==> flow/design.v <==
`timescale 1ns / 1ps
module signed_mult(a , b , out);
    output [31:0] out;
    input signed [31:0] a;
    input signed [31:0] b;
    wire signed [63:0] mult_out;
    assign mult_out = a*b;
    assign out  = {mult_out[63] , mult_out[55:25]};
endmodule
`timescale 1ns / 1ps
module Lorenz(clk , rst , en , seed_x , seed_y , seed_z , x , y , z);
    wire signed [31:0] sigma = {7'b0001010 , 25'b0};  
    wire signed [31:0] beta = {7'b0000010 , 25'b1010101010101010101010101};  
    wire signed [31:0] rho = {7'b0011100 , 25'b0};  
    wire signed [31:0] scale = {7'b0000001 , 20'b10000000001010101010};
    wire signed [31:0] dt = {7'b0 , 20'b00000001000000000000};
    parameter signed [31:0] xo = {7'b1000001 , 25'b0};  
    parameter signed [31:0] yo = {7'b0 , 25'b0001100110011001100110011};  
    parameter signed [31:0] zo = {7'b0011001 , 25'b0};  
    input wire clk;
    input wire rst;
    input wire en;
    input wire signed [31:0] seed_x;
    input wire signed [31:0] seed_y;
    input wire signed [31:0] seed_z;
    output reg signed [31:0] x;
    output reg signed [31:0] y;
    output reg signed [31:0] z;
    reg signed [26:0] dx;
    reg signed [26:0] dy;
    reg signed [26:0] dz;
    wire signed [31:0] m1 , m2 , m3 , m4 , m5 , m6 , m7 , m8 , m9;
    signed_mult sm1 (.a(m1) , .b(sigma) , .out(m2));
    signed_mult sm2 (.a(m3) , .b(m4) , .out(m5));
    signed_mult sm3 (.a(m3) , .b(y) , .out(m6));
    signed_mult sm4 (.a(m7) , .b(beta) , .out(m8));
    assign m1 = (y - x) >>> 8;
    assign m3 = x >>> 8;
    assign m4 = rho - z;
    assign m7 = z >>> 8;
    assign m9 = (y >>> 8);
    always@(posedge clk)
    begin
        if (rst)
        begin
            x <= seed_x;
            y <= seed_y;
            z <= seed_z;
        end
        else if (en)
        begin
            x <= x + m2;
            y <= y + m5 - m9;
            z <= z + m6 - m8;
        end
    end
endmodule
`timescale 1ns / 1ps
module Slowclock(
    input clk,
    input rst,
    output slowclock,
    output slowclock_rise
    );
    reg [25:0] counter;
    reg clockout;
    always@(posedge clk)
    begin
        if (rst)
        begin
            counter <= 0;
            clockout <= 0;
        end
        else if( counter == 1)
        begin
            clockout <= !clockout;        
            counter <= 0;
        end
        else
            counter <= counter + 1;
    end
    assign slowclock = clockout;
    assign slowclock_rise = (counter == 1) && !clockout;
endmodule
`timescale 1ns / 1ps
module UART_Tx1
    #(parameter CLKS_PER_BIT = 435)
    (
        input clk,
        input rst,
        input Tx_s,
        input [7:0] Tx_Data,
        output Tx_Active,
        output reg Tx_serial_out,
        output Tx_Done
    );
    localparam TX_IDLE = 3'b000;
    localparam TX_START_BIT = 3'b001;
    localparam TX_DATA_SEND = 3'b010;
    localparam TX_STOP = 3'b011;
    localparam TX_CLEAN = 3'b100;
    reg [2:0] MAIN_STATE;
    reg [9:0] clk_count;
    reg [2:0] Bit_Index;
    reg [7:0] Send_Data;
    reg       Done;
    reg       Active;
    always@(posedge clk)
    begin
        if (rst)
        begin
            MAIN_STATE <= TX_IDLE;
            clk_count <= 0;
            Bit_Index <= 0;
            Send_Data <= 0;
            Done <= 1'b0;
            Active <= 1'b0;
            Tx_serial_out <= 1'b1;
        end
        else
        case(MAIN_STATE)
            TX_IDLE:
                begin
                    Tx_serial_out <= 1'b1;
                    Done <= 1'b0;
                    clk_count <= 1'b0;
                    Bit_Index <= 1'b0;
                    if(Tx_s == 1'b1)
                        begin
                            Active <= 1'b1;
                            Send_Data <= Tx_Data;
                            MAIN_STATE <= TX_START_BIT;
                        end
                     else
                        MAIN_STATE <= TX_IDLE;
                end
            TX_START_BIT:
                begin
                    Tx_serial_out <= 1'b0;
                    if(clk_count < CLKS_PER_BIT - 1)
                        begin
                            clk_count <= clk_count + 1;
                            MAIN_STATE <= TX_START_BIT;
                        end
                    else
                        begin    
                            clk_count <= 1'b0;
                            MAIN_STATE <= TX_DATA_SEND;
                        end
                end       
            TX_DATA_SEND:
                begin
                    Tx_serial_out <= Send_Data[Bit_Index];
                    if(clk_count < CLKS_PER_BIT - 1)
                        begin
                            clk_count <= clk_count + 1;
                            MAIN_STATE <= TX_DATA_SEND;
                        end
                    else
                        begin
                            clk_count <= 1'b0;
                            if(Bit_Index < 7)
                                begin
                                    Bit_Index <= Bit_Index + 1;
                                    MAIN_STATE <= TX_DATA_SEND;
                                end
                            else
                                begin
                                    Bit_Index <= 1'b0;
                                    MAIN_STATE <= TX_STOP;
                                end
                        end
                end
            TX_STOP:
                begin
                    Tx_serial_out <= 1'b1;
                    if(clk_count < CLKS_PER_BIT - 1)
                        begin
                            clk_count <= clk_count + 1;
                            MAIN_STATE <= TX_STOP;
                        end
                    else
                        begin
                            Done <= 1'b1;
                            clk_count <= 1'b0;
                            MAIN_STATE <= TX_CLEAN;
                            Active <= 1'b0;
                        end    
                end
            TX_CLEAN:
                begin
                    Done <= 1'b1;
                    MAIN_STATE <= TX_IDLE;
                end
            default:
                MAIN_STATE <= TX_IDLE;    
        endcase
    end
    assign Tx_Active = Active;
    assign Tx_Done = Done;
endmodule
`timescale 1ns / 1ps
module delta_sigma_dac(clk, rst, PWM_in, PWM_out);
input wire clk;
input wire rst;
input wire [15:0] PWM_in;
output reg PWM_out;
reg [16:0] PWM_accumulator;
wire [16:0] PWM_sum = PWM_accumulator + PWM_in;
always @(posedge clk) 
begin
     if (rst)
     begin
          PWM_accumulator <= 0;
          PWM_out <= 0;
     end
     else
     begin
          PWM_out <= PWM_sum[16];
          PWM_accumulator <= {1'b0, PWM_sum[15:0]};
     end
end 
endmodule
`timescale 1ns / 1ps
module Lorenz3D(
    clk,
    rst,
    seed_x,
    seed_y,
    seed_z,
    pinX,
    pinY,
    pinZ,
	serial_data,
    x,
    y,
    z
    );
	input wire clk;
    input wire rst;
    input wire [31:0] seed_x;
    input wire [31:0] seed_y;
    input wire [31:0] seed_z;
    output wire pinX;
    output wire pinY;
    output wire pinZ;
    output wire serial_data;
    output wire [31:0] x;
    output wire [31:0] y;
    output wire [31:0] z;
    reg [2:0] i;
    wire [7:0] inputdata;
    wire       done_bit;
    reg        start;
    wire       active;
    wire       out_serial;
    reg        triger;
    reg [3:0] count;
	wire signed [31:0] xm , ym , zm;
	wire signed [31:0] scale = {7'b0001001 , 25'b0000001111010111000010100};
	reg [31:0] key; 
	reg [2:0]  i_n;
	reg        start_n;
	reg        triger_n;
	reg [31:0] key_n;
	wire slowclock;
	wire slowclock_rise;
	Slowclock clock ( .clk(clk), .rst(rst), .slowclock(slowclock), .slowclock_rise(slowclock_rise));
    Lorenz  L1(
     .clk(clk),
     .rst(rst),
     .en(slowclock_rise),
     .seed_x(seed_x),
     .seed_y(seed_y),
     .seed_z(seed_z),
     .x(x),
     .y(y),
     .z(z)
    );
	UART_Tx1  #(435) U1 ( .clk(clk), .rst(rst), .Tx_s(start), .Tx_Data(inputdata), .Tx_Active(active),  .Tx_serial_out(out_serial), .Tx_Done(done_bit));
	always@(posedge clk)
    begin
        i_n = i;
        start_n = start;
        triger_n = triger;
        key_n = key;
        if(done_bit == 1'b1)
        begin
            i_n = i_n + 1;
        end
        if( i_n == 3'b000 && triger_n == 1'b1)
        begin
            key_n = x;            
            start_n = 1;
            triger_n = 0;
        end
        if(i_n == 3'b100)
        begin
            i_n = 0;
            triger_n = 1;
        end
        if (rst)
        begin
            i <= 0;
            start <= 0;
            triger <= 1;
        end
        else
        begin
            i <= i_n;
            start <= start_n;
            triger <= triger_n;
            key <= key_n;
        end
    end
	delta_sigma_dac d1 (.clk(clk), .rst(rst), .PWM_in(x[31:9]), .PWM_out(pinX));
    delta_sigma_dac d2 (.clk(clk), .rst(rst), .PWM_in(y[31:9]), .PWM_out(pinY));
	delta_sigma_dac d3 (.clk(clk), .rst(rst), .PWM_in(z[31:9]), .PWM_out(pinZ));
	signed_mult sm1 (.a(x) , .b(scale) , .out(xm));
	signed_mult sm2 (.a(y) , .b(scale) , .out(ym));
	signed_mult sm3 (.a(z) , .b(scale) , .out(zm));
	assign serial_data = out_serial;
    assign inputdata = key[((i + 1) * 8 - 1) -: 8];
endmodule
# ---- Tool chain data of Lorenz3D
# Each step is given for the RTL above and for the edited RTL.
# Lines under "orig" count in the file above, lines under "edited" in the edited file.
# "delta": "edited" minus "orig" as printed here. "rel_change_pct": 100 x difference / "orig".
# Library cell names are shortened.
# A cell with - has no value.
dict set report setup {
  design {Lorenz3D}
  clk_port {clk}
  library {sky130hd}
  corner {tt_025C_1v80}
}

# ---- Edit of the RTL
# The edit as a unified diff against the file above.
# A script made this edit. It changes what the design does and was not meant as an optimisation.
# begin of diff
@@ -135,18 +135,4 @@
                         MAIN_STATE <= TX_IDLE;
                 end
-            TX_START_BIT:
-                begin
-                    Tx_serial_out <= 1'b0;
-                    if(clk_count < CLKS_PER_BIT - 1)
-                        begin
-                            clk_count <= clk_count + 1;
-                            MAIN_STATE <= TX_START_BIT;
-                        end
-                    else
-                        begin    
-                            clk_count <= 1'b0;
-                            MAIN_STATE <= TX_DATA_SEND;
-                        end
-                end       
             TX_DATA_SEND:
                 begin
# end of diff

# ---- Word level
# Counts by Yosys on the flattened word-level netlist (proc, flatten, opt, wreduce; memories kept). Register bits leave out memories and registers merged into their read ports (data or address). Print and check cells are left out.
# item orig edited delta rel_change_pct
set word_totals {}
lappend word_totals {reg_bits 240 240 0 0.00}
lappend word_totals {input_bits 98 98 0 0.00}
lappend word_totals {out_inout_bits 100 100 0 0.00}
lappend word_totals {word_cells 97 95 -2 -2.06}
# item orig edited delta rel_change_pct
set op_classes {}
lappend op_classes {n_addsub 17 17 0 0.00}
lappend op_classes {mul 4 4 0 0.00}
lappend op_classes {compare 2 2 0 0.00}
lappend op_classes {eq_ne 8 7 -1 -12.50}
lappend op_classes {shifts 2 2 0 0.00}
lappend op_classes {mux 21 20 -1 -4.76}
lappend op_classes {n_logic 1 1 0 0.00}
lappend op_classes {n_reduce_logical 18 18 0 0.00}
# operator orig edited delta rel_change_pct
set op_table {}
lappend op_table {{2-bit OR reduction} 3 4 1 33.33}
lappend op_table {{1-bit case mux with 3-bit select} 2 1 -1 -50.00}
lappend op_table {{2-bit nonzero test} 2 3 1 50.00}
lappend op_table {{3-bit by 1-bit == test with 1-bit output (second input constant)} 1 0 -1 -100.00}
lappend op_table {{2-bit 2-to-1 mux} 1 0 -1 -100.00}
lappend op_table {{3-bit case mux with 4-bit select} 1 0 -1 -100.00}
lappend op_table {{4-bit nonzero test} 1 0 -1 -100.00}
lappend op_table {{3-bit OR reduction} 1 0 -1 -100.00}
lappend op_table {{1-bit case mux with 2-bit select} 0 1 1 -}
lappend op_table {{3-bit case mux with 3-bit select} 0 1 1 -}
# Operator kinds equal on both sides are left out: 36.

# ---- Depth
# Longest topological path by Yosys (ltp), each cell counted once; first at word level (registers and memories cut), then after technology mapping (sequential cells cut; the memories' decode and read muxes count).
# item orig edited delta rel_change_pct
set depth {}
lappend depth {word_depth 6 6 0 0.00}
lappend depth {abc_area 0 0 - -}
lappend depth {ltp_mapped 52 50 -2 -3.85}
lappend depth {ltp_nobuf 50 48 -2 -4.00}

# ---- Netlist
# The flow's flattened synthesis, as Yosys stat reports it; memories are mapped. The netlist is that of the ABC_AREA named above (0 if unset); the other value can give another one.
# item orig edited delta rel_change_pct
set mapped {}
lappend mapped {cells 8349 8402 53 0.63}
lappend mapped {mapped_area_um2 77214.1 77501.8 287.7 0.37}
lappend mapped {sequential_area_um2 6065.8 6065.8 0.0 0.00}
lappend mapped {ff_cells 239 239 0 0.00}
lappend mapped {buffers 321 325 4 1.25}
# type orig edited delta rel_change_pct
set by_type {}
lappend by_type {nor2_1 466 494 28 6.01}
lappend by_type {a21oi_1 190 217 27 14.21}
lappend by_type {xor2_1 119 93 -26 -21.85}
lappend by_type {o21ai_0 197 178 -19 -9.64}
lappend by_type {inv_1 1922 1906 -16 -0.83}
lappend by_type {or3_1 11 25 14 127.27}
lappend by_type {nand3_1 61 50 -11 -18.03}
lappend by_type {nor3_1 61 71 10 16.39}
lappend by_type {o21a_1 35 45 10 28.57}
lappend by_type {a31oi_1 26 17 -9 -34.62}
lappend by_type {o22ai_1 2 11 9 450.00}
lappend by_type {mux2_2 17 9 -8 -47.06}
lappend by_type {buf_1 10 18 8 80.00}
lappend by_type {clkbuf_1 310 303 -7 -2.26}
lappend by_type {a21o_1 113 120 7 6.19}
lappend by_type {a22oi_1 11 4 -7 -63.64}
lappend by_type {mux2i_1 5 12 7 140.00}
lappend by_type {and2_1 445 451 6 1.35}
# Cell types equal on both sides are left out: 18.
# The list need not be complete.
# The figures by module come from a second, unflattened synthesis with its own total; it is not the netlist above.
# item orig edited delta rel_change_pct
set hier_totals {}
lappend hier_totals {hier_cells 17420 17522 102 0.59}
lappend hier_totals {area_unflattened_um2 160915.6 161849.0 933.4 0.58}
# Each row is one instance without its submodules.
# module instances cells area_um2 seq_area_um2
set by_module_orig {}
lappend by_module_orig {signed_mult 4 3772 35170.0 0.0}
lappend by_module_orig {Lorenz 1 1532 12534.5 2882.8}
lappend by_module_orig {delta_sigma_dac 3 132 1197.4 340.3}
lappend by_module_orig {Lorenz3D 1 107 1551.5 1061.0}
lappend by_module_orig {{UART_Tx1 #(CLKS_PER_BIT=435)} 1 150 1303.8 580.6}
lappend by_module_orig {Slowclock 1 147 1253.7 540.5}
# module instances cells area_um2 seq_area_um2
set by_module_edited {}
lappend by_module_edited {signed_mult 4 3795 35371.4 0.0}
lappend by_module_edited {Lorenz 1 1532 12534.5 2882.8}
lappend by_module_edited {delta_sigma_dac 3 132 1197.4 340.3}
lappend by_module_edited {Lorenz3D 1 107 1551.5 1061.0}
lappend by_module_edited {{UART_Tx1 #(CLKS_PER_BIT=435)} 1 160 1431.4 580.6}
lappend by_module_edited {Slowclock 1 147 1253.7 540.5}

# ---- Timing after synthesis
# OpenSTA on the mapped netlist: ideal clock, no wires. The path of least setup slack (recovery checks aside). Input and output delay are each 20% of the period. Register names are those of the netlist, which keeps one name where synthesis merged equal registers.
# item orig edited delta rel_change_pct
set synth_path {}
lappend synth_path {path_type {register to register} {register to register} - -}
lappend synth_path {startpoint {register L1.z[0]} {register L1.z[0]} - -}
lappend synth_path {endpoint {register L1.y[30]} {register L1.y[27]} - -}
lappend synth_path {clock_period_ns 20.0 20.0 0.0 0.00}
lappend synth_path {setup_time_ns 0.268 0.267 -0.001 -}
lappend synth_path {t_first_pin_ns 0.000 0.000 0.000 -}
lappend synth_path {t_arrival_ns 11.971 11.306 -0.665 -5.56}
lappend synth_path {required_time_ns 19.732 19.733 0.001 0.01}
lappend synth_path {path_slack_ns 7.761 8.427 0.666 -}
lappend synth_path {delay_ns 12.239 11.573 -0.666 -5.44}
lappend synth_path {stages 52 48 -4 -7.69}
lappend synth_path {n_path_buf 2 3 1 50.00}
lappend synth_path {synth_period_reached_ns 12.239 11.573 -0.666 -5.44}
# "delay_ns" = arrival - input delay + setup time.
# "stages" counts driving pins, that of a launching flip-flop among them; a cell with two outputs on the path counts twice.
# "synth_period_reached_ns" = period - worst setup slack (recovery checks aside). The figure is calculated, with input and output delays left at 20% of the set period.
# Between the ends stands the longest chain of elaborated cells between them, by number of cells; it is not shown to be the way that was timed. Of several equally long chains one is given.
# A line is the first line of the expression or statement that the cell stems from. Yosys adds cells for indexed reads and writes and turns some case tables into memories.
dict set report synth_via_orig {
  cell_sequence {edfxtp_1 -> inv_2 -> buf_1 -> ha_1 -> and3_1 -> nand2_1 -> nor3_1 -> nand2_1 -> or4_1 -> or4_1 -> nand2_1 -> xnor2_1 -> clkbuf_1 -> and2_1 -> fa_1 -> fa_1 -> inv_1 -> fa_1 -> [16 not listed] -> nor2b_1 -> o21a_1 -> nor2_1 -> fa_1 -> ha_1 -> a21o_1 -> a21o_1 -> a21o_1 -> a21o_1 -> a21oi_1 -> nor2b_1 -> o21ai_0 -> nand2b_1 -> a2111oi_0 -> nor3_1 -> a41oi_1 -> xor2_1 -> o21ai_0}
  elab_chain_len 6
  cone_cells 6
  cone_lines 5
  cone_classes {3 x add/sub; 1 x mul; 2 x mux}
}
# item line_no
set synth_rtl_orig {}
lappend synth_rtl_orig {{from (decl)} 28} ;# output reg signed [31:0] z;
lappend synth_rtl_orig {{from (assign)} 48} ;# z <= seed_z;
lappend synth_rtl_orig {{from (assign)} 54} ;# z <= z + m6 - m8;
lappend synth_rtl_orig {{31-bit by 32-bit subtractor with 32-bit output} 39} ;# assign m4 = rho - z;
lappend synth_rtl_orig {{24-bit by 32-bit multiplier with 56-bit output} 7} ;# assign mult_out = a*b;
lappend synth_rtl_orig {{32-bit by 31-bit adder with 32-bit output} 53} ;# y <= y + m5 - m9;
lappend synth_rtl_orig {{32-bit by 24-bit subtractor with 32-bit output} 53}
lappend synth_rtl_orig {{32-bit 2-to-1 mux} 50} ;# else if (en)
lappend synth_rtl_orig {{32-bit 2-to-1 mux} 44} ;# if (rst)
lappend synth_rtl_orig {{to (assign)} 47} ;# y <= seed_y;
lappend synth_rtl_orig {{to (assign)} 53}
lappend synth_rtl_orig {{to (decl)} 27} ;# output reg signed [31:0] y;
dict set report synth_via_edited {
  cell_sequence {edfxtp_1 -> inv_2 -> buf_1 -> ha_1 -> nand3_1 -> nor3_1 -> nand4_1 -> or4_1 -> clkbuf_1 -> nor2_1 -> nand2_1 -> nand4_1 -> xnor2_1 -> clkbuf_1 -> nor2_1 -> fa_1 -> inv_1 -> fa_1 -> [12 not listed] -> a31o_2 -> a41o_1 -> a211oi_2 -> o31ai_2 -> and2_1 -> o21a_1 -> nor2_1 -> fa_1 -> ha_1 -> a21o_1 -> a21o_1 -> a21oi_1 -> nor3b_1 -> a21oi_1 -> a21o_1 -> a21oi_1 -> xor2_1 -> o21ai_0}
  elab_chain_len 6
  cone_cells 6
  cone_lines 5
  cone_classes {3 x add/sub; 1 x mul; 2 x mux}
}
# item line_no
set synth_rtl_edited {}
lappend synth_rtl_edited {{from (decl)} 28} ;# output reg signed [31:0] z;
lappend synth_rtl_edited {{from (assign)} 48} ;# z <= seed_z;
lappend synth_rtl_edited {{from (assign)} 54} ;# z <= z + m6 - m8;
lappend synth_rtl_edited {{31-bit by 32-bit subtractor with 32-bit output} 39} ;# assign m4 = rho - z;
lappend synth_rtl_edited {{24-bit by 32-bit multiplier with 56-bit output} 7} ;# assign mult_out = a*b;
lappend synth_rtl_edited {{32-bit by 31-bit adder with 32-bit output} 53} ;# y <= y + m5 - m9;
lappend synth_rtl_edited {{32-bit by 24-bit subtractor with 32-bit output} 53}
lappend synth_rtl_edited {{32-bit 2-to-1 mux} 50} ;# else if (en)
lappend synth_rtl_edited {{32-bit 2-to-1 mux} 44} ;# if (rst)
lappend synth_rtl_edited {{to (assign)} 47} ;# y <= seed_y;
lappend synth_rtl_edited {{to (assign)} 53}
lappend synth_rtl_edited {{to (decl)} 27} ;# output reg signed [31:0] y;

# ---- Timing after layout
# Path of least setup slack in the final report of the runs of set A (OpenROAD, finished layout, wires in). Where an end is a register, its clock arrival counts in the times.
# item orig edited delta rel_change_pct
set layout_path {}
lappend layout_path {path_type {register to register} {register to register} - -}
lappend layout_path {startpoint {register L1.z[0]} {register L1.z[0]} - -}
lappend layout_path {endpoint {register L1.y[30]} {register L1.y[24]} - -}
lappend layout_path {clock_period_ns 20.0 20.0 0.0 0.00}
lappend layout_path {setup_time_ns 0.27 0.28 0.01 -}
lappend layout_path {t_first_pin_ns 0.63 0.62 -0.01 -1.59}
lappend layout_path {t_arrival_ns 14.22 13.85 -0.37 -2.60}
lappend layout_path {required_time_ns 20.37 20.33 -0.04 -0.20}
lappend layout_path {path_slack_ns 6.14 6.48 0.34 -}
lappend layout_path {stages 52 47 -5 -9.62}
lappend layout_path {n_path_buf 2 1 -1 -50.00}
# Between the ends stands the longest chain of elaborated cells between them, by number of cells; it is not shown to be the way that was timed. Of several equally long chains one is given.
dict set report layout_via_orig {
  cell_sequence {edfxtp_1 -> inv_2 -> ha_1 -> and3_1 -> nand2_1 -> nor3_1 -> buf_4 -> nand2_1 -> or4_1 -> or4_1 -> nand2_1 -> xnor2_2 -> buf_4 -> and2_1 -> fa_1 -> fa_1 -> inv_1 -> fa_1 -> [16 not listed] -> nor2b_1 -> o21a_1 -> nor2_1 -> fa_1 -> ha_1 -> a21o_1 -> a21o_1 -> a21o_1 -> a21o_1 -> a21oi_1 -> nor2b_1 -> o21ai_0 -> nand2b_1 -> a2111oi_0 -> nor3_1 -> a41oi_1 -> xor2_1 -> o21ai_0}
  elab_chain_len 6
  cone_cells 6
  cone_lines 5
  cone_classes {3 x add/sub; 1 x mul; 2 x mux}
}
# item line_no
set layout_rtl_orig {}
lappend layout_rtl_orig {{from (decl)} 28} ;# output reg signed [31:0] z;
lappend layout_rtl_orig {{from (assign)} 48} ;# z <= seed_z;
lappend layout_rtl_orig {{from (assign)} 54} ;# z <= z + m6 - m8;
lappend layout_rtl_orig {{31-bit by 32-bit subtractor with 32-bit output} 39} ;# assign m4 = rho - z;
lappend layout_rtl_orig {{24-bit by 32-bit multiplier with 56-bit output} 7} ;# assign mult_out = a*b;
lappend layout_rtl_orig {{32-bit by 31-bit adder with 32-bit output} 53} ;# y <= y + m5 - m9;
lappend layout_rtl_orig {{32-bit by 24-bit subtractor with 32-bit output} 53}
lappend layout_rtl_orig {{32-bit 2-to-1 mux} 50} ;# else if (en)
lappend layout_rtl_orig {{32-bit 2-to-1 mux} 44} ;# if (rst)
lappend layout_rtl_orig {{to (assign)} 47} ;# y <= seed_y;
lappend layout_rtl_orig {{to (assign)} 53}
lappend layout_rtl_orig {{to (decl)} 27} ;# output reg signed [31:0] y;
dict set report layout_via_edited {
  cell_sequence {edfxtp_1 -> inv_2 -> ha_1 -> nand3_1 -> nor3_1 -> nand4_1 -> or4_1 -> nor3_1 -> xnor2_2 -> buf_4 -> nand2_1 -> fa_1 -> inv_1 -> fa_1 -> inv_1 -> fa_1 -> fa_1 -> inv_1 -> [11 not listed] -> nor2b_1 -> o21a_1 -> nor2_1 -> xnor2_1 -> fa_1 -> ha_1 -> nor2b_1 -> o21ai_0 -> a21boi_0 -> o21ai_0 -> a211oi_1 -> o21ai_0 -> a31oi_1 -> o21ai_0 -> o21ba_2 -> o21ai_0 -> xnor2_1 -> o21ai_0}
  elab_chain_len 6
  cone_cells 6
  cone_lines 5
  cone_classes {3 x add/sub; 1 x mul; 2 x mux}
}
# item line_no
set layout_rtl_edited {}
lappend layout_rtl_edited {{from (decl)} 28} ;# output reg signed [31:0] z;
lappend layout_rtl_edited {{from (assign)} 48} ;# z <= seed_z;
lappend layout_rtl_edited {{from (assign)} 54} ;# z <= z + m6 - m8;
lappend layout_rtl_edited {{31-bit by 32-bit subtractor with 32-bit output} 39} ;# assign m4 = rho - z;
lappend layout_rtl_edited {{24-bit by 32-bit multiplier with 56-bit output} 7} ;# assign mult_out = a*b;
lappend layout_rtl_edited {{32-bit by 31-bit adder with 32-bit output} 53} ;# y <= y + m5 - m9;
lappend layout_rtl_edited {{32-bit by 24-bit subtractor with 32-bit output} 53}
lappend layout_rtl_edited {{32-bit 2-to-1 mux} 50} ;# else if (en)
lappend layout_rtl_edited {{32-bit 2-to-1 mux} 44} ;# if (rst)
lappend layout_rtl_edited {{to (assign)} 47} ;# y <= seed_y;
lappend layout_rtl_edited {{to (assign)} 53}
lappend layout_rtl_edited {{to (decl)} 27} ;# output reg signed [31:0] y;

# ---- Flow runs
# Both versions went through the flow (Yosys, OpenROAD) with the same settings in each pair. Constraints: input delay and output delay 20% of the set period each, output load 0.01 pF.
dict set report settings_set_A {
  CORE_UTILIZATION 40
  period_ns 20.0
  CAP_MARGIN 20
  CORE_MARGIN 2
  SLEW_MARGIN 20
}
# item orig edited delta rel_change_pct
set results_set_A {}
lappend results_set_A {synth_chip_area_um2 77214.1 77501.8 287.7 0.37}
lappend results_set_A {design_die_area_um2 196564.0 197291.0 727.0 0.37}
lappend results_set_A {post_route_stdcell_area_um2 83422.5 83740.3 317.8 0.38}
lappend results_set_A {layout_utilization_pct 43.4 43.5 0.1 -}
lappend results_set_A {ws_setup_ns 6.145 6.478 0.333 -}
lappend results_set_A {tns_setup_ns 0.000 0.000 0.000 -}
lappend results_set_A {timing.hold.ws_ns 0.462 0.440 -0.022 -}
lappend results_set_A {period_less_ws_ns 13.855 13.522 -0.333 -2.40}
dict set report settings_set_B {
  CELL_PAD_IN_SITES_GLOBAL_PLACEMENT 1
  CORE_UTILIZATION 54
  GPL_TIMING_DRIVEN 1
  PLACE_DENSITY 0.82
  SETUP_SLACK_MARGIN 0.64
  TNS_END_PERCENT 20
  period_ns 24.0
  CAP_MARGIN 20
  CORE_MARGIN 2
  SLEW_MARGIN 20
}
# item orig edited delta rel_change_pct
set results_set_B {}
lappend results_set_B {synth_chip_area_um2 77214.1 77501.8 287.7 0.37}
lappend results_set_B {design_die_area_um2 146031.0 146566.0 535.0 0.37}
lappend results_set_B {post_route_stdcell_area_um2 82869.5 83034.6 165.1 0.20}
lappend results_set_B {layout_utilization_pct 58.5 58.1 -0.4 -}
lappend results_set_B {ws_setup_ns 10.225 10.720 0.495 -}
lappend results_set_B {tns_setup_ns 0.000 0.000 0.000 -}
lappend results_set_B {timing.hold.ws_ns 0.458 0.445 -0.013 -}
lappend results_set_B {period_less_ws_ns 13.775 13.280 -0.495 -3.59}
# By "period_less_ws_ns" is meant the clock period of the run minus its worst setup slack. This is arithmetic on one report: input and output delays are still those of the set period (20% each).
